==> flow/design.v <==
module fifo_sync #(
    parameter DATA_WIDTH = 8,
    parameter DEPTH      = 16
)(
    input  wire                  clk,
    input  wire                  rst,
    input  wire                  wr_en,
    input  wire [DATA_WIDTH-1:0] din,
    output wire                  full,
    input  wire                  rd_en,
    output reg  [DATA_WIDTH-1:0] dout,
    output wire                  empty
);
    localparam ADDR_WIDTH = $clog2(DEPTH);
    reg [DATA_WIDTH-1:0]   mem [0:DEPTH-1];
    reg [ADDR_WIDTH-1:0]   wr_ptr;
    reg [ADDR_WIDTH-1:0]   rd_ptr;
    reg [ADDR_WIDTH:0]     count;
    assign full  = (count == DEPTH);
    assign empty = (count == 0);
    always @(posedge clk) begin
        if (rst)
            wr_ptr <= 0;
        else if (wr_en && !full) begin
            mem[wr_ptr]                 <= din;
            wr_ptr                      <= wr_ptr + 1'b1;
        end
    end
    always @(posedge clk) begin
        if (rst) begin
            rd_ptr <= 0;
            dout   <= 0;
        end else if (rd_en && !empty) begin
            dout   <= mem[rd_ptr];
            rd_ptr <= rd_ptr + 1'b1;
        end
    end
    always @(posedge clk) begin
        if (rst) count <= 0;
        else begin
            case ({wr_en && !full, rd_en && !empty})
                2'b10: count <= count + 1'b1;    
                2'b01: count <= count - 1'b1;    
                2'b11: count <= count;           
                default: count <= count;         
            endcase
        end
    end
endmodule
module uart_rx #(
    parameter integer CLOCK_FREQ = 125_000_000,
    parameter integer BAUD_RATE  = 1_953_125  
)(
    input  wire        clk,
    input  wire        rst,
    input  wire        rx,
    output reg  [7:0]  data_out,
    output reg         data_valid
);
    localparam integer TICKS_16X = CLOCK_FREQ / (BAUD_RATE * 16);
    localparam IDLE  = 2'b00;
    localparam START = 2'b01;
    localparam DATA  = 2'b10;
    localparam STOP  = 2'b11;
    reg [1:0]  current_state, next_state;
    reg [31:0] tick_cnt;
    reg [3:0]  sample_cnt;  
    reg [2:0]  bit_cnt;
    reg [7:0]  shift_reg;
    reg [1:0]  rx_sync;
    always @(posedge clk) begin
        if (rst) rx_sync <= 2'b11;
        else     rx_sync <= {rx_sync[0], rx};
    end
    wire rx_s = rx_sync[1];
    always @(posedge clk) begin
        if (rst) current_state <= IDLE;
        else     current_state <= next_state;
    end
    wire tick_done = (tick_cnt == TICKS_16X - 1);
    always @(*) begin
        next_state = current_state;
        case (current_state)
            IDLE: begin
                if (rx_s == 1'b0)  next_state = START;                   
            end
            START: begin
                if (tick_done && sample_cnt == 7 && rx_s == 1'b1)
                    next_state = IDLE;
                else if (tick_done && sample_cnt == 15)
                    next_state = DATA;  
            end
            DATA: begin
                if (tick_done && sample_cnt == 15 && bit_cnt == 7)
                    next_state = STOP;  
            end
            STOP: begin
                if (tick_done && sample_cnt == 15)
                    next_state = IDLE;  
            end
        endcase
    end
    always @(posedge clk) begin
        if (rst) begin
            tick_cnt   <= 0;
            sample_cnt <= 0;
            bit_cnt    <= 0;
            shift_reg  <= 8'b00;
            data_valid <= 1'b0;
            data_out   <= 8'b0;
        end else begin
            data_valid <= 1'b0;
            if (tick_cnt < TICKS_16X - 1) begin
                tick_cnt <= tick_cnt + 1;
            end else begin
                tick_cnt <= 0;
                case (current_state)
                    IDLE: begin
                        sample_cnt <= 0;
                        bit_cnt    <= 0;
                    end
                    START: begin
                        if (sample_cnt == 15) sample_cnt <= 0;
                        else                  sample_cnt <= sample_cnt + 1;
                    end
                    DATA: begin
                        if (sample_cnt == 7) begin
                            shift_reg[bit_cnt] <= rx_s;
                        end
                        if (sample_cnt == 15) begin
                            sample_cnt <= 0;
                            if (bit_cnt == 7) bit_cnt <= 0;
                            else              bit_cnt <= bit_cnt + 1;
                        end else begin
                            sample_cnt <= sample_cnt + 1;
                        end
                    end
                    STOP: begin
                        if (sample_cnt == 15) begin
                            sample_cnt <= 0;
                            data_out   <= shift_reg;
                            data_valid <= 1'b1;
                        end else begin
                            sample_cnt <= sample_cnt + 1;
                        end
                    end
                endcase
            end
        end
    end
endmodule
module uart_tx #(
    parameter integer CLOCK_FREQ = 125_000_000,
    parameter integer BAUD_RATE  = 1_953_125  
)(
    input  wire       clk,
    input  wire       rst,
    input  wire [7:0] data_in,
    input  wire       data_valid,
    output reg        tx,
    output reg        tx_ready
);
    localparam integer TICKS_PER_BIT = CLOCK_FREQ / BAUD_RATE;
    localparam IDLE     = 1'b0;
    localparam ACTIVE   = 1'b1;
    reg         current_state, next_state;
    reg [31:0]  tick_cnt;
    reg [3:0]   bit_cnt;      
    reg [9:0]   tx_frame;
    wire        bit_done;
    always @(posedge clk) begin
        if (rst)    current_state <= IDLE;
        else        current_state <= next_state;
    end
    always @(*) begin
        next_state = current_state;
        case (current_state)
            IDLE:   if (data_valid) next_state = ACTIVE;
            ACTIVE: if (bit_done)   next_state = (bit_cnt == 9) ? IDLE : ACTIVE;
        endcase
    end
    always @(posedge clk) begin
        if (rst) begin
            tx         <= 1'b1;
            tx_ready   <= 1'b1;
        end else begin
            case (current_state)
                IDLE: begin
                    tx       <= 1'b1;  
                    tx_ready <= 1'b1;
                    if (data_valid) begin
                        tx_frame <= {1'b1, data_in, 1'b0};
                        tx       <= 1'b0; 
                        bit_cnt  <= 0;
                        tick_cnt <= 0;
                        tx_ready <= 1'b0;
                    end
                end
                ACTIVE: begin
                    if (bit_done) begin
                        tick_cnt <= 0;
                        if (bit_cnt == 9) begin
                            tx      <= 1'b1; 
                        end else begin
                            tx      <= tx_frame[bit_cnt + 1];
                            bit_cnt <= bit_cnt + 1;
                        end
                    end else begin
                        tick_cnt    <= tick_cnt + 1;
                    end
                end
            endcase
        end
    end
    assign bit_done = (tick_cnt == TICKS_PER_BIT - 1);
endmodule
module protocol_handler(
    input wire          clk,
    input wire          rst,
    output reg          rx_rd,
    input  wire         rx_empty,
    input  wire [7:0]   rx_data,
    output reg          tx_wr,
    input  wire         tx_full,
    output reg [7:0]    tx_data,
    input wire          card_OK,     
    input wire [31:0]   UID,         
    input wire          dispensing_active, 
    output reg [4:0]    dispenser_start,
    output reg [3:0]    count_A, count_B, count_C, count_D, count_E,
    input  wire [4:0]   input_ir,
    output reg          led1
);
    localparam CMD_MAX = 32;
    localparam IDLE       = 3'd0;
    localparam FETCH      = 3'd1;
    localparam WAIT_RX    = 3'd2;
    localparam PROCESS    = 3'd3;
    localparam RESPOND    = 3'd4;
    localparam TRANSMIT   = 3'd5;
    localparam WAIT_TX    = 3'd6;
    localparam RFID_SEND  = 3'd7;
    reg [2:0] current_state, next_state;
    reg       system_authorized;          
    reg       session_captured;           
    reg [31:0] session_uid;
    reg       disp_active_prev;
    reg [7:0] rx_buf [0:CMD_MAX-1];
    reg [7:0] tx_buf [0:CMD_MAX-1];
    reg [5:0] rx_len;
    reg [5:0] tx_len;
    reg [5:0] tx_idx;
    wire [7:0] rx_upper = (rx_data >= 8'h61 && rx_data <= 8'h7A) ? (rx_data - 8'h20) : rx_data;
    localparam LOCKOUT   = 200_000;    
    localparam BLINK_BIT = 11;         
    reg [$clog2(LOCKOUT+1)-1:0] lockout_cnt;
    reg [BLINK_BIT:0] blink_timer;
    always @(posedge clk) begin
        if (rst) begin
            current_state    <= IDLE;
            disp_active_prev <= 1'b0;
        end else begin
            current_state    <= next_state;
            disp_active_prev <= dispensing_active;
        end
    end
    always @(*) begin
        next_state = current_state;
        if (card_OK && system_authorized && !session_captured && lockout_cnt == 0 && current_state == IDLE) begin
            next_state = RFID_SEND;
        end 
        else if (disp_active_prev && !dispensing_active && current_state == IDLE) begin
            next_state = RESPOND;
        end
        else begin
            case (current_state)
                IDLE:
                    if (!rx_empty) next_state = FETCH;
                FETCH:
                    next_state = WAIT_RX;
                WAIT_RX:
                    next_state = PROCESS;
                PROCESS: begin
                    if (rx_len == 0 && (rx_upper <= 8'h20)) next_state = IDLE;
                    else if (rx_upper == 8'h0A || rx_upper == 8'h0D) begin
                        if (rx_len == 1 && rx_buf[0] == "T") next_state = RFID_SEND;
                        else next_state = RESPOND;
                    end
                    else if (rx_len >= CMD_MAX) next_state = IDLE;
                    else next_state = IDLE;
                end
                RESPOND:
                    if (tx_len > 0) next_state = TRANSMIT;
                    else            next_state = IDLE;
                RFID_SEND:
                    next_state = TRANSMIT;
                TRANSMIT: begin
                    if (tx_idx < tx_len) begin
                        if (!tx_full) next_state = WAIT_TX;
                        else          next_state = TRANSMIT;
                    end else begin
                        next_state = IDLE;
                    end
                end
                WAIT_TX:
                    next_state = TRANSMIT;
                default: next_state = IDLE;
            endcase
        end
    end
    always @(posedge clk) begin
        if (rst) begin
            rx_rd             <= 1'b0;
            tx_wr             <= 1'b0;
            rx_len            <= 6'd0;
            tx_len            <= 6'd0;
            tx_idx            <= 6'd0;
            system_authorized <= 1'b0;
            session_captured  <= 1'b0;
            led1              <= 1'b0;
            lockout_cnt       <= 0;
            blink_timer       <= 0;
            session_uid       <= 32'h0;
            dispenser_start   <= 5'b00000;
            count_A           <= 4'd0;
            count_B           <= 4'd0;
            count_C           <= 4'd0;
            count_D           <= 4'd0;
            count_E           <= 4'd0;
        end else begin
            rx_rd <= 1'b0;
            tx_wr <= 1'b0;
            if (!system_authorized) begin
                led1        <= 1'b0;
                blink_timer <= 0;
            end else begin
                blink_timer <= blink_timer + 1'b1;
                if (session_captured) begin
                    led1 <= 1'b1;            
                end else begin
                    led1 <= blink_timer[BLINK_BIT];  
                end
            end
            if (lockout_cnt > 0) lockout_cnt <= lockout_cnt - 1;
            case (next_state)
                FETCH: begin
                    rx_rd <= 1'b1;
                end
                PROCESS: begin
                    if (current_state == WAIT_RX) begin
                        if (rx_len < CMD_MAX && rx_upper > 8'h20 && rx_upper != 8'h0A && rx_upper != 8'h0D) begin
                            rx_buf[rx_len] <= rx_upper;
                            rx_len         <= rx_len + 1'b1;
                        end
                    end
                end
                RESPOND: begin
                    tx_len          <= 0;
                    tx_idx          <= 0;
                    dispenser_start <= 5'b00000;
                    if (disp_active_prev && !dispensing_active) begin
						tx_buf[0] <= "D"; 
						tx_buf[1] <= "O"; 
						tx_buf[2] <= "N"; 
						tx_buf[3] <= "E"; 
						tx_buf[4] <= 8'h0A;
						tx_len    <= 5;
                    end
                    else if (rx_len == 5 && rx_buf[0] == "S" && rx_buf[1] == "T" && rx_buf[2] == "A" && rx_buf[3] == "R" && rx_buf[4] == "T") begin
                        system_authorized <= 1'b1;
                        session_captured  <= 1'b0;
                        session_uid       <= 32'h0;
                    end
                    else if (rx_len == 3 && rx_buf[0] == "E" && rx_buf[1] == "N" && rx_buf[2] == "D") begin
						system_authorized <= 1'b0;
						session_captured  <= 1'b0;
						session_uid       <= 32'h0;
						tx_buf[0] <= "S"; 
						tx_buf[1] <= "T"; 
						tx_buf[2] <= "K"; 
						tx_buf[3] <= ":";
						tx_buf[4] <= input_ir[4] ? 8'h31 : 8'h30;
						tx_buf[5] <= input_ir[3] ? 8'h31 : 8'h30;
						tx_buf[6] <= input_ir[2] ? 8'h31 : 8'h30;
						tx_buf[7] <= input_ir[1] ? 8'h31 : 8'h30;
						tx_buf[8] <= input_ir[0] ? 8'h31 : 8'h30;
						tx_buf[9] <= 8'h0A;
						tx_len    <= 10;
                    end
                    else if (system_authorized) begin
                        if (rx_len == 4 && rx_buf[0] == "P" && rx_buf[1] == "I" && rx_buf[2] == "N" && rx_buf[3] == "G") begin
							tx_buf[0] <= "P"; 
							tx_buf[1] <= "O"; 
							tx_buf[2] <= "N"; 
							tx_buf[3] <= "G"; 
							tx_buf[4] <= 8'h0A;
							tx_len    <= 5;
                        end
                        else if (rx_len == 14 && rx_buf[0] == "M" && rx_buf[1] == "E" && rx_buf[2] == "D" && !dispensing_active) begin
							count_A <= rx_buf[5] - 8'h30; 
							count_B <= rx_buf[7] - 8'h30; 
							count_C <= rx_buf[9] - 8'h30;
							count_D <= rx_buf[11] - 8'h30; 
							count_E <= rx_buf[13] - 8'h30;
							if (rx_buf[5]  > 8'h30) dispenser_start[0] <= 1'b1;
							if (rx_buf[7]  > 8'h30) dispenser_start[1] <= 1'b1;
							if (rx_buf[9]  > 8'h30) dispenser_start[2] <= 1'b1;
							if (rx_buf[11] > 8'h30) dispenser_start[3] <= 1'b1;
							if (rx_buf[13] > 8'h30) dispenser_start[4] <= 1'b1;
							tx_buf[0] <= "D"; 
							tx_buf[1] <= "I"; 
							tx_buf[2] <= "S"; 
							tx_buf[3] <= "P"; 
							tx_buf[4] <= "E"; 
							tx_buf[5] <= "N";
							tx_buf[6] <= "S"; 
							tx_buf[7] <= "I"; 
							tx_buf[8] <= "N"; 
							tx_buf[9] <= "G"; 
							tx_buf[10]<= "."; 
							tx_buf[11]<= ".";
							tx_buf[12]<= "."; 
							tx_buf[13]<= 8'h0A;
							tx_len    <= 14;
                        end else begin
                            tx_buf[0] <= "E"; tx_buf[1] <= "R"; tx_buf[2] <= "R"; tx_buf[3] <= 8'h0A;
                            tx_len    <= 4;
                        end
                    end
                    rx_len <= 6'd0;
                end
                RFID_SEND: begin
					session_captured 	<= 1'b1;  
					session_uid      	<= UID;
					tx_buf[0] 			<= "P"; 
					tx_buf[1] 			<= "I"; 
					tx_buf[2] 			<= "D"; 
					tx_buf[3] 			<= ":";
					tx_buf[4] 			<= UID[31:24]; 
					tx_buf[5] 			<= UID[23:16]; 
					tx_buf[6] 			<= UID[15:8]; 
					tx_buf[7] 			<= UID[7:0];
					tx_buf[8] 			<= 8'h0A;
					tx_len    			<= 9;
					tx_idx    			<= 0;
					rx_len    			<= 0;
					lockout_cnt 		<= LOCKOUT;
                end
                WAIT_TX: begin
                    tx_data <= tx_buf[tx_idx];
                    tx_wr   <= 1'b1;
                    tx_idx  <= tx_idx + 1'b1;
                end 
            endcase
        end
    end
endmodule
module uart_controller (
    input  wire         clk,
    input  wire         rst,
    input  wire         rx,
    output wire         tx,
    output wire         led1,
    input  wire [31:0]  UID,
    input  wire         card_OK,
    input  wire [4:0]   ir_status,
    input  wire         dispensing_active,
    output wire [4:0]   dispenser_start,
    output wire [3:0]   count_A, count_B, count_C, count_D, count_E
);
    wire [7:0]  rx_data_raw;
    wire        rx_valid_raw;
    wire [7:0]  rx_fifo_dout;
    wire        rx_fifo_empty;
    wire        rx_fifo_rd;
    wire [7:0]  tx_fifo_din;
    wire        tx_fifo_full;
    wire        tx_wr_en;
    wire [7:0]  tx_fifo_dout;
    wire        tx_fifo_empty;   
    wire        tx_ready;
    reg [1:0] current_state, next_state;
    reg        tx_fifo_rd;     
    reg        tx_data_valid;  
    localparam IDLE       = 2'b00;
    localparam FETCH_FIFO = 2'b01;
    localparam SEND_UART  = 2'b10;
    localparam WAIT_ACK   = 2'b11; 
    always @(posedge clk) begin
        if (rst)    current_state <= IDLE;
        else        current_state <= next_state;
    end
    always @(*) begin
        next_state = current_state;
        case (current_state)
            IDLE: begin
                if (!tx_fifo_empty && tx_ready) next_state = FETCH_FIFO;
            end
            FETCH_FIFO: begin
                next_state = SEND_UART;
            end
            SEND_UART: begin
                next_state = WAIT_ACK;
            end
            WAIT_ACK: begin
                if (!tx_ready) next_state = IDLE;
            end
            default: next_state = IDLE;
        endcase
    end
    always @(posedge clk) begin
        if (rst) begin
            tx_fifo_rd     <= 1'b0;
            tx_data_valid  <= 1'b0;
        end else begin
            tx_fifo_rd     <= 1'b0;
            tx_data_valid  <= 1'b0;
            case (next_state)
                FETCH_FIFO: begin
                    tx_fifo_rd    <= 1'b1; 
                end
                SEND_UART: begin
                    tx_data_valid <= 1'b1; 
                end
            endcase
        end
    end
    uart_rx u_rx (
        .clk        (clk), 
        .rst        (rst), 
        .rx         (rx),
        .data_out   (rx_data_raw), 
        .data_valid (rx_valid_raw)
    );
    fifo_sync rx_fifo (
        .clk        (clk), 
        .rst        (rst),
        .wr_en      (rx_valid_raw), 
        .din        (rx_data_raw),
        .rd_en      (rx_fifo_rd), 
        .dout       (rx_fifo_dout), 
        .empty      (rx_fifo_empty),
        .full       () 
    );
    protocol_handler handler (
        .clk        (clk), 
        .rst        (rst),
        .rx_rd      (rx_fifo_rd), 
        .rx_empty   (rx_fifo_empty), 
        .rx_data    (rx_fifo_dout),
        .tx_wr      (tx_wr_en), 
        .tx_full    (tx_fifo_full), 
        .tx_data    (tx_fifo_din),
        .led1       (led1), 
        .card_OK    (card_OK),
        .UID        (UID),
        .input_ir   (ir_status),
        .dispensing_active      (dispensing_active),
        .dispenser_start        (dispenser_start),
        .count_A                (count_A),
        .count_B                (count_B),
        .count_C                (count_C),
        .count_D                (count_D),
        .count_E                (count_E)
    );
    fifo_sync tx_fifo (
        .clk        (clk), 
        .rst        (rst),
        .wr_en      (tx_wr_en), 
        .din        (tx_fifo_din),
        .rd_en      (tx_fifo_rd), 
        .dout       (tx_fifo_dout), 
        .empty      (tx_fifo_empty),
        .full       (tx_fifo_full)
    );
    uart_tx u_tx (
        .clk        (clk), 
        .rst        (rst),
        .data_in    (tx_fifo_dout), 
        .data_valid (tx_data_valid),
        .tx         (tx), 
        .tx_ready   (tx_ready)
    );
endmodule
module spi_master #(
    parameter DATA_WIDTH = 16,      
    parameter CLK_DIV    = 32,      
    parameter CPOL       = 0,       
    parameter CPHA       = 0,       
    parameter LSB_FIRST  = 0,        
    parameter LEAD_TICKS = 15,
    parameter LAG_TICKS  = 15
)(
    input  wire                   clk,
    input  wire                   rst,
    input  wire                   start,
    input  wire [DATA_WIDTH-1:0]  tx_data,
    output reg  [DATA_WIDTH-1:0]  rx_data,
    output reg                    busy,
    output reg                    sclk,
    output reg                    mosi,
    input  wire                   miso,
    output reg                    cs_n
);
    reg [$clog2(CLK_DIV)-1:0]   clk_cnt;
    reg [$clog2(DATA_WIDTH):0]  bit_cnt;
    reg [DATA_WIDTH-1:0]        shift_reg;
    reg [1:0]                   miso_sync; 
    localparam IDLE     = 2'b00;
    localparam LEAD_IN  = 2'b01;
    localparam TRANSFER = 2'b10;
    localparam DONE     = 2'b11;
    reg [1:0] state;
    always @(posedge clk) miso_sync <= {miso_sync[0], miso};
    wire sample_edge = (CPHA == 0); 
    always @(posedge clk) begin
        if (rst) begin
            state     <= IDLE;
            sclk      <= CPOL;
            cs_n      <= 1;
            mosi      <= 0;
            rx_data   <= 0;
            bit_cnt   <= 0;
            clk_cnt   <= 0;
            shift_reg <= 0;
            busy      <= 0;
        end else begin
            case (state)
                IDLE: begin
                    cs_n    <= 1;
                    sclk    <= CPOL;
                    busy    <= 0;
                    clk_cnt <= 0;
                    if (start) begin
                        state     <= LEAD_IN;
                        shift_reg <= tx_data;
                        busy      <= 1;
                    end
                end
                LEAD_IN: begin
                    cs_n    <= 0;
                    clk_cnt <= clk_cnt + 1;
                    mosi    <= LSB_FIRST ? shift_reg[0] : shift_reg[DATA_WIDTH-1];
                    if (clk_cnt == LEAD_TICKS) begin
                        state   <= TRANSFER;
                        bit_cnt <= DATA_WIDTH;
                        clk_cnt <= 0;
                    end
                end
                TRANSFER: begin
                    if (bit_cnt > 0) begin
                        clk_cnt <= clk_cnt + 1;
                        if (clk_cnt == CLK_DIV/2 - 1) begin
                            sclk <= ~sclk;
                            if (sample_edge) begin
                                shift_reg <= LSB_FIRST ? {miso_sync[1], shift_reg[DATA_WIDTH-1:1]} : {shift_reg[DATA_WIDTH-2:0], miso_sync[1]};
                            end else begin
                                mosi <= LSB_FIRST ? shift_reg[0] : shift_reg[DATA_WIDTH-1];
                            end
                        end 
                        else if (clk_cnt == CLK_DIV - 1) begin
                            sclk    <= ~sclk;
                            clk_cnt <= 0;
                            bit_cnt <= bit_cnt - 1;
                            if (sample_edge) begin
                                if (bit_cnt > 1) 
                                    mosi <= LSB_FIRST ? shift_reg[0] : shift_reg[DATA_WIDTH-1];
                            end else begin
                                shift_reg <= LSB_FIRST ? {miso_sync[1], shift_reg[DATA_WIDTH-1:1]} : {shift_reg[DATA_WIDTH-2:0], miso_sync[1]};
                            end
                        end
                    end else begin
                        state   <= DONE;
                        clk_cnt <= 0;
                        rx_data <= shift_reg;
                    end
                end
                DONE: begin
                    clk_cnt <= clk_cnt + 1;
                    if (clk_cnt == LAG_TICKS) begin
                        cs_n    <= 1;
                        sclk    <= CPOL;
                        state   <= IDLE;
                    end
                end
            endcase
        end
    end
endmodule
module rc522 (
    input               clk,             
    input               rst,           
    input               miso,            
    output              sclk,            
    output              mosi,            
    output              cs_n,            
    output reg          nrst_pd,             
    output reg [31:0]   UID,             
    output reg          card_OK          
);
 localparam  	CommandReg              = 8'h01 << 1,    
                ComIEnReg               = 8'h02 << 1,    
                DivIEnReg               = 8'h03 << 1,    
                ComIrqReg               = 8'h04 << 1,    
                DivIrqReg               = 8'h05 << 1,    
                ErrorReg                = 8'h06 << 1,    
                Status1Reg              = 8'h07 << 1,    
                Status2Reg              = 8'h08 << 1,    
                FIFODataReg             = 8'h09 << 1,    
                FIFOLevelReg            = 8'h0A << 1,    
                WaterLevelReg           = 8'h0B << 1,    
                ControlReg              = 8'h0C << 1,    
                BitFramingReg           = 8'h0D << 1,    
                CollReg                 = 8'h0E << 1,    
                ModeReg                 = 8'h11 << 1,    
                TxModeReg               = 8'h12 << 1,    
                RxModeReg               = 8'h13 << 1,    
                TxControlReg            = 8'h14 << 1,    
                TxASKReg                = 8'h15 << 1,    
                TxSelReg                = 8'h16 << 1,    
                RxSelReg                = 8'h17 << 1,    
                RxThresholdReg          = 8'h18 << 1,    
                DemodReg                = 8'h19 << 1,    
                MfTxReg                 = 8'h1C << 1,    
                MfRxReg                 = 8'h1D << 1,    
                SerialSpeedReg          = 8'h1F << 1,    
                CRCResultRegH           = 8'h21 << 1,    
                CRCResultRegL           = 8'h22 << 1,
                ModWidthReg             = 8'h24 << 1,    
                RFCfgReg                = 8'h26 << 1,    
                GsNReg                  = 8'h27 << 1,    
                CWGsPReg                = 8'h28 << 1,    
                ModGsPReg               = 8'h29 << 1,    
                TModeReg                = 8'h2A << 1,    
                TPrescalerReg           = 8'h2B << 1,    
                TReloadRegH             = 8'h2C << 1,    
                TReloadRegL             = 8'h2D << 1,
                TCounterValueRegH       = 8'h2E << 1,    
                TCounterValueRegL       = 8'h2F << 1,
                TestSel1Reg             = 8'h31 << 1,    
                TestSel2Reg             = 8'h32 << 1,    
                TestPinEnReg            = 8'h33 << 1,    
                TestPinValueReg         = 8'h34 << 1,    
                TestBusReg              = 8'h35 << 1,    
                AutoTestReg             = 8'h36 << 1,    
                VersionReg              = 8'h37 << 1,    
                AnalogTestReg           = 8'h38 << 1,    
                TestDAC1Reg             = 8'h39 << 1,    
                TestDAC2Reg             = 8'h3A << 1,    
                TestADCReg              = 8'h3B << 1;    
    localparam  PCD_Idle                = 8'h00,         
                PCD_Mem                 = 8'h01,         
                PCD_GenerateRandomID    = 8'h02,         
                PCD_CalcCRC             = 8'h03,         
                PCD_Transmit            = 8'h04,         
                PCD_NoCmdChange         = 8'h07,         
                PCD_Receive             = 8'h08,         
                PCD_Transceive          = 8'h0C,         
                PCD_MFAuthent           = 8'h0E,         
                PCD_SoftReset           = 8'h0F;         
    localparam  PICC_CMD_REQA           = 8'h26,         
                PICC_CMD_WUPA          = 8'h52,          
		PICC_CMD_CT            = 8'h88,          
                PICC_CMD_SEL_CL1       = 8'h93,          
                PICC_CMD_SEL_CL2       = 8'h95,          
                UltraPICC_CMD_SEL_CL3       = 8'h97,          
		PICC_CMD_HLTA          = 8'h50,          
                PICC_CMD_RATS          = 8'hE0,          
                PICC_CMD_MF_AUTH_KEY_A = 8'h60,          
                PICC_CMD_MF_AUTH_KEY_B = 8'h61,          
                PICC_CMD_MF_READ       = 8'h30,          
                PICC_CMD_MF_WRITE      = 8'hA0,          
                PICC_CMD_MF_DECREMENT  = 8'hC0,          
                PICC_CMD_MF_INCREMENT  = 8'hC1,          
                PICC_CMD_MF_RESTORE    = 8'hC2,          
                PICC_CMD_MF_TRANSFER   = 8'hB0,          
                PICC_CMD_UL_WRITE      = 8'hA2;          
    reg         spi_start;  
    reg [15:0]  data_tx;    
    wire [15:0] data_rx;    
    wire        spi_busy;	 
    reg         new_card;	 
    spi_master #(
        .DATA_WIDTH     (16),
        .CLK_DIV        (32),
        .CPOL           (0),
        .CPHA           (0),
        .LEAD_TICKS     (15),
        .LAG_TICKS      (15)
    ) spi_module (
        .clk            (clk),
        .rst            (rst),
        .start          (spi_start),
        .tx_data        (data_tx),
        .rx_data        (data_rx),
        .sclk           (sclk),
        .mosi           (mosi),
        .miso           (miso),
        .cs_n           (cs_n),
        .busy           (spi_busy)
    );
    localparam  STEP_BITS = 10;          
    reg [31:0]  cnt;					 
    reg [2:0]   cnt_2; 					 
    reg [7:0]   FIFOLevelReg_Value;	 
    reg [7:0]   BCC;					 
    reg [9:0] instr_step;  
    task spi_write;
        input [7:0] reg_addr;
        input [7:0] value;
        begin
            spi_start   <= 1;
            data_tx     <= {reg_addr, value};	 
        end										 
    endtask
    task spi_read;
        input [7:0] reg_addr;
        begin
            spi_start   <= 1;							 
            data_tx     <= {reg_addr | 8'h80, 8'h00};	 
        end
    endtask
    always @(posedge clk) begin
        if (rst) begin
            instr_step      <= 0;
            spi_start       <= 0;
            nrst_pd             <= 1;   				 
            UID             <= 32'h00000000;
            cnt             <= 0;
            cnt_2           <= 0;
            new_card        <= 0;
            card_OK         <= 0;
        end else begin													 
            if  (&cnt[4:0] && spi_start)                                     
                spi_start   <= 0;											
            if  (&cnt[STEP_BITS-1:0] && ~spi_busy) begin                              
                case (instr_step)											 
                    1:  nrst_pd <= 0;                                            
                    2:  nrst_pd <= 1;                                            
                    50: spi_write (TxModeReg,       8'h00);                  
                    51: spi_write (RxModeReg,       8'h00);                  
                    52: spi_write (ModWidthReg,     8'h26);                  
                    53: spi_write (TModeReg,        8'h80);                  
                    54: spi_write (TPrescalerReg,   8'hA9);            
                    55: spi_write (TReloadRegH,     8'h03);
                    56: spi_write (TReloadRegL,     8'hE8);
                    57: spi_write (TxASKReg,        8'h40);                  
                    58: spi_write (ModeReg,         8'h3D);                  
                    59: spi_read  (TxControlReg);							 
                    60: spi_write (TxControlReg,    8'h03 | data_rx[7:0]);        
                    62: spi_write (CommandReg,      PCD_Idle);               
                    63: spi_write (ComIrqReg,       8'h7F);                  
                    64: spi_write (FIFOLevelReg,    8'h80);                  
                    65: spi_write (FIFODataReg,     PICC_CMD_REQA);          
                    66: spi_write (BitFramingReg,   8'h07);                  
                    67: spi_write (CommandReg,      PCD_Transceive);         
                    68: spi_write (BitFramingReg,   8'h87);                  
                    70: spi_read  (ComIrqReg);                               
                    71: if (data_rx[5])                                      
                            new_card <= 1;
                    73: spi_write (FIFOLevelReg,    8'h80);                  
                    74: spi_write (FIFODataReg,     PICC_CMD_SEL_CL1);       
                    75: spi_write (FIFODataReg,     8'h20);
                    76: spi_write (BitFramingReg,   8'h00);                  
                    77: spi_write (CommandReg,      PCD_Transceive);         
                    78: spi_write (BitFramingReg,   8'h80);                  
                    83: spi_read  (FIFOLevelReg);
                    84: FIFOLevelReg_Value <= data_rx[7:0];
                    85: spi_read  (FIFODataReg);
                    86: UID[31:24] <= data_rx[7:0];
                    87: spi_read  (FIFODataReg);
                    88: UID[23:16] <= data_rx[7:0];
                    89: spi_read  (FIFODataReg);
                    90: UID[15:8] <= data_rx[7:0];
                    91: spi_read  (FIFODataReg);
                    92: UID[7:0] <= data_rx[7:0];
                    93: spi_read  (FIFODataReg);
                    94: BCC <= data_rx[7:0];                                     
                    95: new_card <= 0;
                    96: if ((FIFOLevelReg_Value == 5) && (BCC == (UID[31:24] ^ UID[23:16] ^ UID[15:8] ^ UID[7:0])))
                            card_OK <= 1;
                    97: card_OK <= 0;
                endcase
                if (instr_step == 72 && ~new_card) begin  
                    cnt_2 <= cnt_2 + 1;
                    if (cnt_2 == 5) begin
                        cnt_2 <= 0;
                        instr_step <= 62;
                    end else
                        instr_step <= 70;
                end else if (instr_step == 501)
                    instr_step <= 62;
                else
                    instr_step <= instr_step + 1;
            end
            cnt <= cnt + 1;
        end
    end
endmodule
module servo_fsm_unit (
    input  wire clk,             
    input  wire rst,             
    input  wire start_trigger,   
    input  wire [3:0] num_turns, 
    output reg  pwm_out,
    output reg  busy            
);
    localparam FRAME_COUNT = 200;        
    localparam MIN_PULSE   = 20;         
    localparam MAX_PULSE   = 101;        
    localparam STEP        = 5;          
    localparam ONE_SEC     = 2_000;      
    localparam ST_IDLE       = 3'b000;
    localparam ST_PAUSE_LOW  = 3'b001;  
    localparam ST_SWEEP_UP   = 3'b010;
    localparam ST_PAUSE_HIGH = 3'b011;  
    localparam ST_SWEEP_DOWN = 3'b100;
    localparam ST_CHECK      = 3'b101;
    reg [2:0]  state;
    reg [$clog2(FRAME_COUNT)-1:0] counter;
    reg [$clog2(FRAME_COUNT)-1:0] pulse_width;
    reg [3:0]  current_turn;
    reg [$clog2(ONE_SEC)-1:0] wait_counter; 
    reg start_reg;
    wire start_edge = (start_trigger && !start_reg);
    always @(posedge clk) begin
        if (rst) begin
            state <= ST_IDLE;
            counter <= 0;
            pulse_width <= MIN_PULSE;
            current_turn <= 0;
            pwm_out <= 0;
            busy <= 0;
            start_reg <= 0;
            wait_counter <= 0;
        end else begin
            start_reg <= start_trigger;
            if (counter >= FRAME_COUNT - 1) counter <= 0;
            else counter <= counter + 1;
            pwm_out <= (counter < pulse_width);
            case (state)
                ST_IDLE: begin
                    busy <= 0;
                    current_turn <= 0;
                    pulse_width <= MIN_PULSE;
                    if (start_edge && num_turns > 0) begin
                        state <= ST_PAUSE_LOW;
                        busy <= 1;
                        wait_counter <= 0;
                    end
                end
                ST_PAUSE_LOW: begin
                    pulse_width <= MIN_PULSE;
                    if (wait_counter >= ONE_SEC - 1) begin
                        state <= ST_SWEEP_UP;
                        wait_counter <= 0;
                    end else begin
                        wait_counter <= wait_counter + 1;
                    end
                end
                ST_SWEEP_UP: begin
                    if (counter == 0) begin 
                        if (pulse_width >= MAX_PULSE) begin
                            state <= ST_PAUSE_HIGH;
                            wait_counter <= 0;
                        end else begin
                            pulse_width <= pulse_width + STEP;
                        end
                    end
                end
                ST_PAUSE_HIGH: begin
                    pulse_width <= MAX_PULSE;
                    if (wait_counter >= ONE_SEC - 1) begin
                        state <= ST_SWEEP_DOWN;
                        wait_counter <= 0;
                    end else begin
                        wait_counter <= wait_counter + 1;
                    end
                end
                ST_SWEEP_DOWN: begin
                    if (counter == 0) begin
                        if (pulse_width <= MIN_PULSE) begin
                            state <= ST_CHECK;
                        end else begin
                            pulse_width <= pulse_width - STEP;
                        end
                    end
                end
                ST_CHECK: begin
                    if (current_turn + 1 >= num_turns) begin
                        state <= ST_IDLE;
                    end else begin
                        current_turn <= current_turn + 1;
                        state <= ST_PAUSE_LOW;
                        wait_counter <= 0;
                    end
                end
                default: state <= ST_IDLE;
            endcase
        end
    end
endmodule
module servo_fsm_unit_anticlockwise (
    input  wire clk,             
    input  wire rst,             
    input  wire start_trigger,   
    input  wire [3:0] num_turns, 
    output reg  pwm_out,
    output reg  busy            
);
    localparam FRAME_COUNT = 200;        
    localparam MIN_PULSE   = 20;         
    localparam START_PULSE = 98;         
    localparam STEP        = 5;          
    localparam ONE_SEC     = 2_000;      
    localparam ST_IDLE        = 3'b000;
    localparam ST_PAUSE_START = 3'b001;  
    localparam ST_SWEEP_DOWN  = 3'b010;  
    localparam ST_PAUSE_MIN   = 3'b011;  
    localparam ST_SWEEP_UP    = 3'b100;  
    localparam ST_CHECK       = 3'b101;
    reg [2:0]  state;
    reg [$clog2(FRAME_COUNT)-1:0] counter;
    reg [$clog2(FRAME_COUNT)-1:0] pulse_width;
    reg [3:0]  current_turn;
    reg [$clog2(ONE_SEC)-1:0] wait_counter; 
    reg start_reg;
    wire start_edge = (start_trigger && !start_reg);
    always @(posedge clk) begin
        if (rst) begin
            state <= ST_IDLE;
            counter <= 0;
            pulse_width <= START_PULSE; 
            current_turn <= 0;
            pwm_out <= 0;
            busy <= 0;
            start_reg <= 0;
            wait_counter <= 0;
        end else begin
            start_reg <= start_trigger;
            if (counter >= FRAME_COUNT - 1) counter <= 0;
            else counter <= counter + 1;
            pwm_out <= (counter < pulse_width);
            case (state)
                ST_IDLE: begin
                    busy <= 0;
                    current_turn <= 0;
                    pulse_width <= START_PULSE; 
                    if (start_edge && num_turns > 0) begin
                        state <= ST_PAUSE_START;
                        busy <= 1;
                        wait_counter <= 0;
                    end
                end
                ST_PAUSE_START: begin
                    pulse_width <= START_PULSE;
                    if (wait_counter >= ONE_SEC - 1) begin
                        state <= ST_SWEEP_DOWN;
                        wait_counter <= 0;
                    end else begin
                        wait_counter <= wait_counter + 1;
                    end
                end
                ST_SWEEP_DOWN: begin
                    if (counter == 0) begin 
                        if (pulse_width <= MIN_PULSE) begin
                            state <= ST_PAUSE_MIN;
                            wait_counter <= 0;
                        end else begin
                            pulse_width <= pulse_width - STEP;
                        end
                    end
                end
                ST_PAUSE_MIN: begin
                    pulse_width <= MIN_PULSE;
                    if (wait_counter >= ONE_SEC - 1) begin
                        state <= ST_SWEEP_UP;
                        wait_counter <= 0;
                    end else begin
                        wait_counter <= wait_counter + 1;
                    end
                end
                ST_SWEEP_UP: begin
                    if (counter == 0) begin
                        if (pulse_width >= START_PULSE) begin
                            state <= ST_CHECK;
                        end else begin
                            pulse_width <= pulse_width + STEP;
                        end
                    end
                end
                ST_CHECK: begin
                    if (current_turn + 1 >= num_turns) begin
                        state <= ST_IDLE;
                    end else begin
                        current_turn <= current_turn + 1;
                        state <= ST_PAUSE_START; 
                        wait_counter <= 0;
                    end
                end
                default: state <= ST_IDLE;
            endcase
        end
    end
endmodule
module system_top (
    input  wire         clk, 
    input  wire         rst,
    input  wire         rx,
    output wire         tx,
    input  wire         miso,
    output wire         sclk,
    output wire         mosi,
    output wire         cs_n,
    output wire         nrst_pd,
    output wire [4:0]   pwm_servos,  
    input  wire [4:0]   input_ir,
	output wire [4:0] led_busy,
	output wire         led1, led2
);
    wire [31:0] UID;
    wire        card_OK;
    wire [4:0] disp_start;
    wire [3:0] s_count [0:4];   
    wire [4:0] busy_servo;
    wire dispensing_active = |busy_servo;
    assign led2     = dispensing_active;
	assign led_busy = busy_servo;
    rc522 rfid_inst (
        .clk            (clk),
        .rst            (rst),
        .miso           (miso),
        .sclk           (sclk),
        .mosi           (mosi),
        .cs_n           (cs_n),
        .nrst_pd        (nrst_pd),
        .UID            (UID),
        .card_OK        (card_OK)
    );
    wire [3:0] count_A, count_B, count_C, count_D, count_E;
    assign s_count[0] = count_A;
    assign s_count[1] = count_B;
    assign s_count[2] = count_C;
    assign s_count[3] = count_D;
    assign s_count[4] = count_E;
    uart_controller comm_inst(
        .clk            (clk),
        .rst            (rst),
        .rx             (rx),
        .tx             (tx),
        .led1           (led1),
        .UID            (UID),
        .card_OK        (card_OK),
        .ir_status      (input_ir),
        .dispensing_active  (dispensing_active),
        .dispenser_start    (disp_start),
        .count_A        (count_A),
        .count_B        (count_B),
        .count_C        (count_C),
        .count_D        (count_D),
        .count_E        (count_E)
    );
    genvar i;
    generate
        for (i = 1; i < 5; i = i + 1) begin: servo_dispensers
            servo_fsm_unit servo_inst1(
                .clk            (clk),
                .rst            (rst),
                .start_trigger  (disp_start[i]),
                .num_turns      (s_count[i]),
                .pwm_out        (pwm_servos[i]),
                .busy           (busy_servo[i])
            );
        end
    endgenerate
	servo_fsm_unit_anticlockwise servo_inst2(
		.clk            (clk),
		.rst            (rst),
		.start_trigger  (disp_start[0]),
		.num_turns      (s_count[0]),
		.pwm_out        (pwm_servos[0]),
		.busy           (busy_servo[0])
	);
endmodule
-- Reports on system_top
What the tools print for system_top, step after step.
Line numbers count from 1 in the design file above.
Operators carry their Yosys type and port widths (W data, S select, Z words).
Library cell names are shortened.
A cell with - has no value.
- top: system_top
- clock input: clk
- cell library: sky130hd
- library corner: tt_025C_1v80

-- Word level
Counts by Yosys on the flattened word-level netlist (proc, flatten, opt, wreduce). Print and check cells are left out.
Yosys's memory passes give these memory sizes; they may raise the number of words (mostly to a power of two), join words into wider ones and drop unused or constant bits.
- register bits: 647
- noted RAM bits: 512
- memories kept at 3
- output and inout port bits at 17
- noted elaborated cells: 1057
- memories (memory ; depth ; width ; RTL line ; source):
    comm_inst.handler.rx_buf ; 32 ; 8 ; 248 ; reg [7:0] rx_buf [0:CMD_MAX-1];
    comm_inst.rx_fifo.mem ; 16 ; 8 ; 15 ; reg [DATA_WIDTH-1:0]   mem [0:DEPTH-1];
    comm_inst.tx_fifo.mem ; 16 ; 8 ; 15 ;
- add/subtract/negate cells: 54
- magnitude comparators at 51
- equal/unequal tests: 248
- shifts and indexed selects at 3
- noted muxes and demuxes: 356
- bitwise operators at 20
- noted reductions and logical operators: 201
- operators by type and width (operator ; count):
    $mux W8 ; 77
    $pmux W16 S25 ; 1
    $eq A10 B7 Y1 const B ; 29
    $mux W11 ; 25
    $pmux W8 S30 ; 1
    $pmux W11 S4 ; 5
    $ge A32 B4 Y1 ; 5
    $pmux W8 S4 ; 5
    $pmux W8 S2 ; 9
    $mux W3 ; 45
    $eq A10 B6 Y1 const B ; 13
    $eq A8 B7 Y1 const B ; 15
    $add A32 B1 Y32 const B ; 3
    $eq A5 B5 Y1 const B ; 19
    $mux W1 ; 91
    $pmux W3 S6 ; 5
    $ne A2 B1 Y1 const B ; 40
    $mux W5 ; 16
    $mux W4 ; 19
    $reduce_and A5 Y1 ; 15
    $ne A2 B2 Y1 const B ; 34
    $pmux W32 S2 ; 1
    $mux W32 ; 2
    $eq A3 B3 Y1 const B ; 19
    $reduce_and A7 Y1 ; 8
    $pmux W4 S2 ; 7
    $add A11 B1 Y11 const B ; 5
    $ge A11 B11 Y1 const B ; 5
Not listed: further kinds 100, cells in them 414.

-- Depth
Longest topological path by Yosys (ltp), each cell counted once; first at word level (registers and memories cut), then after technology mapping (sequential cells cut; the memories' decode and read muxes count).
- noted word-level depth: 14
- noted ABC_AREA: 1
- mapped depth: 19

-- After synthesis
Source: synth_stat.txt of the flow (Yosys; design flattened, memories mapped). It holds for the ABC_AREA given above (unset counts as 0); a run with the other value may have another netlist.
- noted standard cells after synthesis: 4829
- noted cell area after synthesis: 0.0443801 sq mm
- noted sequential area: 0.0243634 sq mm
- flip-flop cells at 980
- cell types (cell ; count ; area in all (sq um)):
    edfxtp_1 ; 474 ; 1.42E+04
    dfxtp_1 ; 506 ; 1.01E+04
    nor2_1 ; 660 ; 2.48E+03
    inv_1 ; 638 ; 2.39E+03
    nand2_1 ; 548 ; 2.06E+03
    ha_1 ; 161 ; 2.01E+03
    o21ai_0 ; 325 ; 1626.56
    a21oi_1 ; 313 ; 1.57E+03
    nand3_1 ; 206 ; 1.03E+03
    nor3_1 ; 159 ; 795.763
    xor2_1 ; 60 ; 525.504
    nand4_1 ; 74 ; 462.944
    o221ai_1 ; 51 ; 446.678
    o211ai_1 ; 55 ; 412.896
    clkbuf_1 ; 103 ; 386.621
    nor4_1 ; 60 ; 375.36
    a211oi_1 ; 44 ; 330.317
    xnor2_1 ; 37 ; 324.061
Other cell types: 50; their cells: 355.

-- Path before layout
Path of least setup slack by OpenSTA after synthesis, without wires, with an ideal clock, recovery checks aside; 20% of the period is set as input and as output delay. Where synthesis merged equal registers, the netlist keeps one of their names.
- path kind: in2reg
- start: input port rst
- end: register comm_inst.handler.tx_buf[5][0]
- noted period: 8.0 ns
- external input delay at 1.600 ns
- noted library setup time: 0.422 ns
- noted arrival: 3.688 ns
- data required time at 7.578 ns
- setup slack at 3.890 ns
- path delay at 2.510 ns
- noted stages: 5
- noted buffers on the path: 2
- period reached after synthesis: 4.11 ns
"path delay" = arrival - input delay + setup time.
"stages": output pins that drive a net of the path, with the launching flip-flop's if there is one; two outputs of one cell count as two.
"period reached after synthesis" is the clock period less the worst setup slack; recovery checks do not enter. This is arithmetic on one report: input and output delays are still those of the set period (20% each).
The rows between start and end are the longest chain of elaborated cells between them; the timing report does not say that the signal goes this way. Where chains are equally long, one stands for them.
A line is the first line of the expression or statement that the cell stems from. Yosys adds cells for indexed reads and writes and turns some case tables into memories.
A register here has more assigning lines than the two given.
- path through: clkinv_1 clkbuf_1 clkbuf_1 o21ai_0 a21oi_1
- cells in the longest elaborated chain at 2
- elaborated cells between the ends (all ways): 2
- RTL lines with such cells: 0
- those cells by class: logic: 1; reduce/logical: 1
- ends and longest elaborated chain, post-synthesis (element ; RTL line ; source):
    start, declared ; 1108 ; input  wire         rst,
    $not A1 Y1 ; - ;
    $reduce_and A7 Y1 ; - ;
    end, assigned ; 383 ; tx_buf[5] <= input_ir[3] ? 8'h31 : 8'h30;
    end, assigned ; 415 ; tx_buf[5] <= "N";
    end, declared ; 249 ; reg [7:0] tx_buf [0:CMD_MAX-1];

-- Worst path after layout
Path of least setup slack in the final report of run 1 (OpenROAD, finished layout, wires in). Where an end is a register, its clock arrival counts in the times.
- path kind: reg2reg
- start: register comm_inst.rx_fifo.dout[2]
- end: register comm_inst.handler.tx_buf[4][2]
- noted period: 8.0 ns
- noted library setup time: 0.34 ns
- noted arrival: 4.65 ns
- data required time at 8.32 ns
- setup slack at 3.67 ns
- noted stages: 17
- noted buffers on the path: 0
The rows between start and end are the longest chain of elaborated cells between them; the timing report does not say that the signal goes this way. Where chains are equally long, one stands for them.
A register here has more assigning lines than the two given.
Only ways into the end's enable, where the timed path ends, are counted here.
- path through: dfxtp_1 nor2_1 nand3_1 nand2_1 inv_1 nand3_1 nand2_1 inv_1 nand2_1 nor2_2 nand4_1 nand2_1 a21oi_1 nand3_1 nand2_1 nand3_1 nor2_1
- cells in the longest elaborated chain at 13
- elaborated cells between the ends (all ways): 22
- RTL lines with such cells: 7
- those cells by class: add/sub: 1; compare: 3; eq/ne: 7; mux: 6; reduce/logical: 5
- ends and longest elaborated chain, after layout (element ; RTL line ; source):
    start, declared ; 11 ; output reg  [DATA_WIDTH-1:0] dout,
    $ge A8 B7 Y1 ; 253 ; wire [7:0] rx_upper = (rx_data >= 8'h61 && rx_data <= 8'h7A) ? (rx_data - 8'h20) : rx_data;
    $logic_and A1 B1 Y1 ; 253 ;
    $mux W8 ; 253 ;
    $eq A8 B4 Y1 ; 285 ; else if (rx_upper == 8'h0A || rx_upper == 8'h0D) begin
    $logic_or A1 B1 Y1 ; 285 ;
    $mux W3 ; 285 ;
    $mux W3 ; 284 ; if (rx_len == 0 && (rx_upper <= 8'h20)) next_state = IDLE;
    $pmux W3 S7 ; 276 ; case (current_state)
    $mux W3 ; 272 ; else if (disp_active_prev && !dispensing_active && current_state == IDLE) begin
    $mux W3 ; 269 ; if (card_OK && system_authorized && !session_captured && lockout_cnt == 0 && current_state == IDLE) begin
    $eq A3 B3 Y1 ; 345 ; case (next_state)
    $ne A5 B5 Y1 ; - ;
    $reduce_and A5 Y1 ; - ;
    end, assigned ; 382 ; tx_buf[4] <= input_ir[4] ? 8'h31 : 8'h30;
    end, assigned ; 414 ; tx_buf[4] <= "E";
    end, declared ; 249 ; reg [7:0] tx_buf [0:CMD_MAX-1];
Nets of the timed path that keep an RTL name, with a line that drives or declares them; the list need not be complete.
- named nets, after layout (net ; RTL line):
    comm_inst.handler.rx_upper[7] ; 253

## Implementation results

2 stored runs of system_top in the flow (synthesis by Yosys, layout by OpenROAD, sky130hd cells), in arbitrary order. Constraints: input delay and output delay 20% of the set period each, output load 0.01 pF.
"period reached" means the clock period less the worst setup slack. The figure is calculated, with input and output delays left at 20% of the set period.
"worst setup path time": the worst setup path's part of the clock period (all of it between registers, 20% less for each end at a port) less its slack. A launch clock that arrives late makes it longer, a capture clock that arrives late makes it shorter.
"power" is the tool's figure for a default switching activity; nothing was simulated.

Run 1

==> flow/run.sh <==
#!/bin/bash
# the make line also repeats the synthesis and layout settings of config.mk as NAME=value (left out here)
make -C /OpenROAD-flow-scripts/flow DESIGN_CONFIG=/design/flow/config.mk WORK_HOME=/design/flow/orfs CLKGATE_MAP_FILE= finish
==> flow/config.mk <==
export PLATFORM = sky130hd
export DESIGN_NAME = system_top
export DESIGN_NICKNAME = system_top
export VERILOG_FILES = /design/flow/design.v
export SDC_FILE = /design/flow/constraint.sdc
export NUM_CORES = 4
export LEC_CHECK = 0
export ABC_AREA = 1
export CAP_MARGIN = 30
export CELL_PAD_IN_SITES_DETAIL_PLACEMENT = 1
export CELL_PAD_IN_SITES_GLOBAL_PLACEMENT = 0
export CORE_MARGIN = 2
export CORE_UTILIZATION = 40
export CTS_CLUSTER_DIAMETER = 174
export CTS_CLUSTER_SIZE = 40
export GPL_ROUTABILITY_DRIVEN = 0
export GPL_TIMING_DRIVEN = 1
export PLACE_DENSITY_LB_ADDON = 0.02
export SLEW_MARGIN = 40
export TNS_END_PERCENT = 10
==> flow/constraint.sdc <==
create_clock -name core_clock -period 8.0 [get_ports {clk}]
set_input_delay 1.6000 -clock core_clock [delete_from_list [all_inputs] [get_ports {clk}]]
set_output_delay 1.6000 -clock core_clock [all_outputs]
set_load 0.01 [all_outputs]

Measured in run 1:
- cell area after synthesis at 0.0443801 sq mm
- final setup TNS at 0.000 ns
- utilization in the final report at 42.7 %
- standard-cell area after layout at 0.047144 sq mm
- lowest setup slack at 3.674 ns
- die area: 0.11363 sq mm
- period reached at 4.326 ns
- worst setup path time: 4.33 ns
- worst setup path kind: reg2reg
- noted the power: 7.985 mW
- smallest hold slack: 0.347 ns

Run 2

==> flow/run.sh <==
#!/bin/bash
# the make line also repeats the synthesis and layout settings of config.mk as NAME=value (left out here)
make -C /OpenROAD-flow-scripts/flow DESIGN_CONFIG=/design/flow/config.mk WORK_HOME=/design/flow/orfs CLKGATE_MAP_FILE= finish
==> flow/config.mk <==
export PLATFORM = sky130hd
export DESIGN_NAME = system_top
export DESIGN_NICKNAME = system_top
export VERILOG_FILES = /design/flow/design.v
export SDC_FILE = /design/flow/constraint.sdc
export NUM_CORES = 4
export LEC_CHECK = 0
export CAP_MARGIN = 20
export CORE_MARGIN = 2
export CORE_UTILIZATION = 40
export SLEW_MARGIN = 20
==> flow/constraint.sdc <==
create_clock -name core_clock -period 4.8 [get_ports {clk}]
set_input_delay 0.9600 -clock core_clock [delete_from_list [all_inputs] [get_ports {clk}]]
set_output_delay 0.9600 -clock core_clock [all_outputs]
set_load 0.01 [all_outputs]

Measured in run 2:
- final setup TNS at 0.000 ns
- cell area after synthesis at 0.0437219 sq mm
- worst setup path time: 3.99 ns
- worst setup path kind: reg2reg
- period reached at 3.987 ns
- die area: 0.111964 sq mm
- lowest setup slack at 0.813 ns
- noted the power: 17.278 mW
- smallest hold slack: 0.332 ns
- standard-cell area after layout at 0.0489532 sq mm
- utilization in the final report at 45.0 %
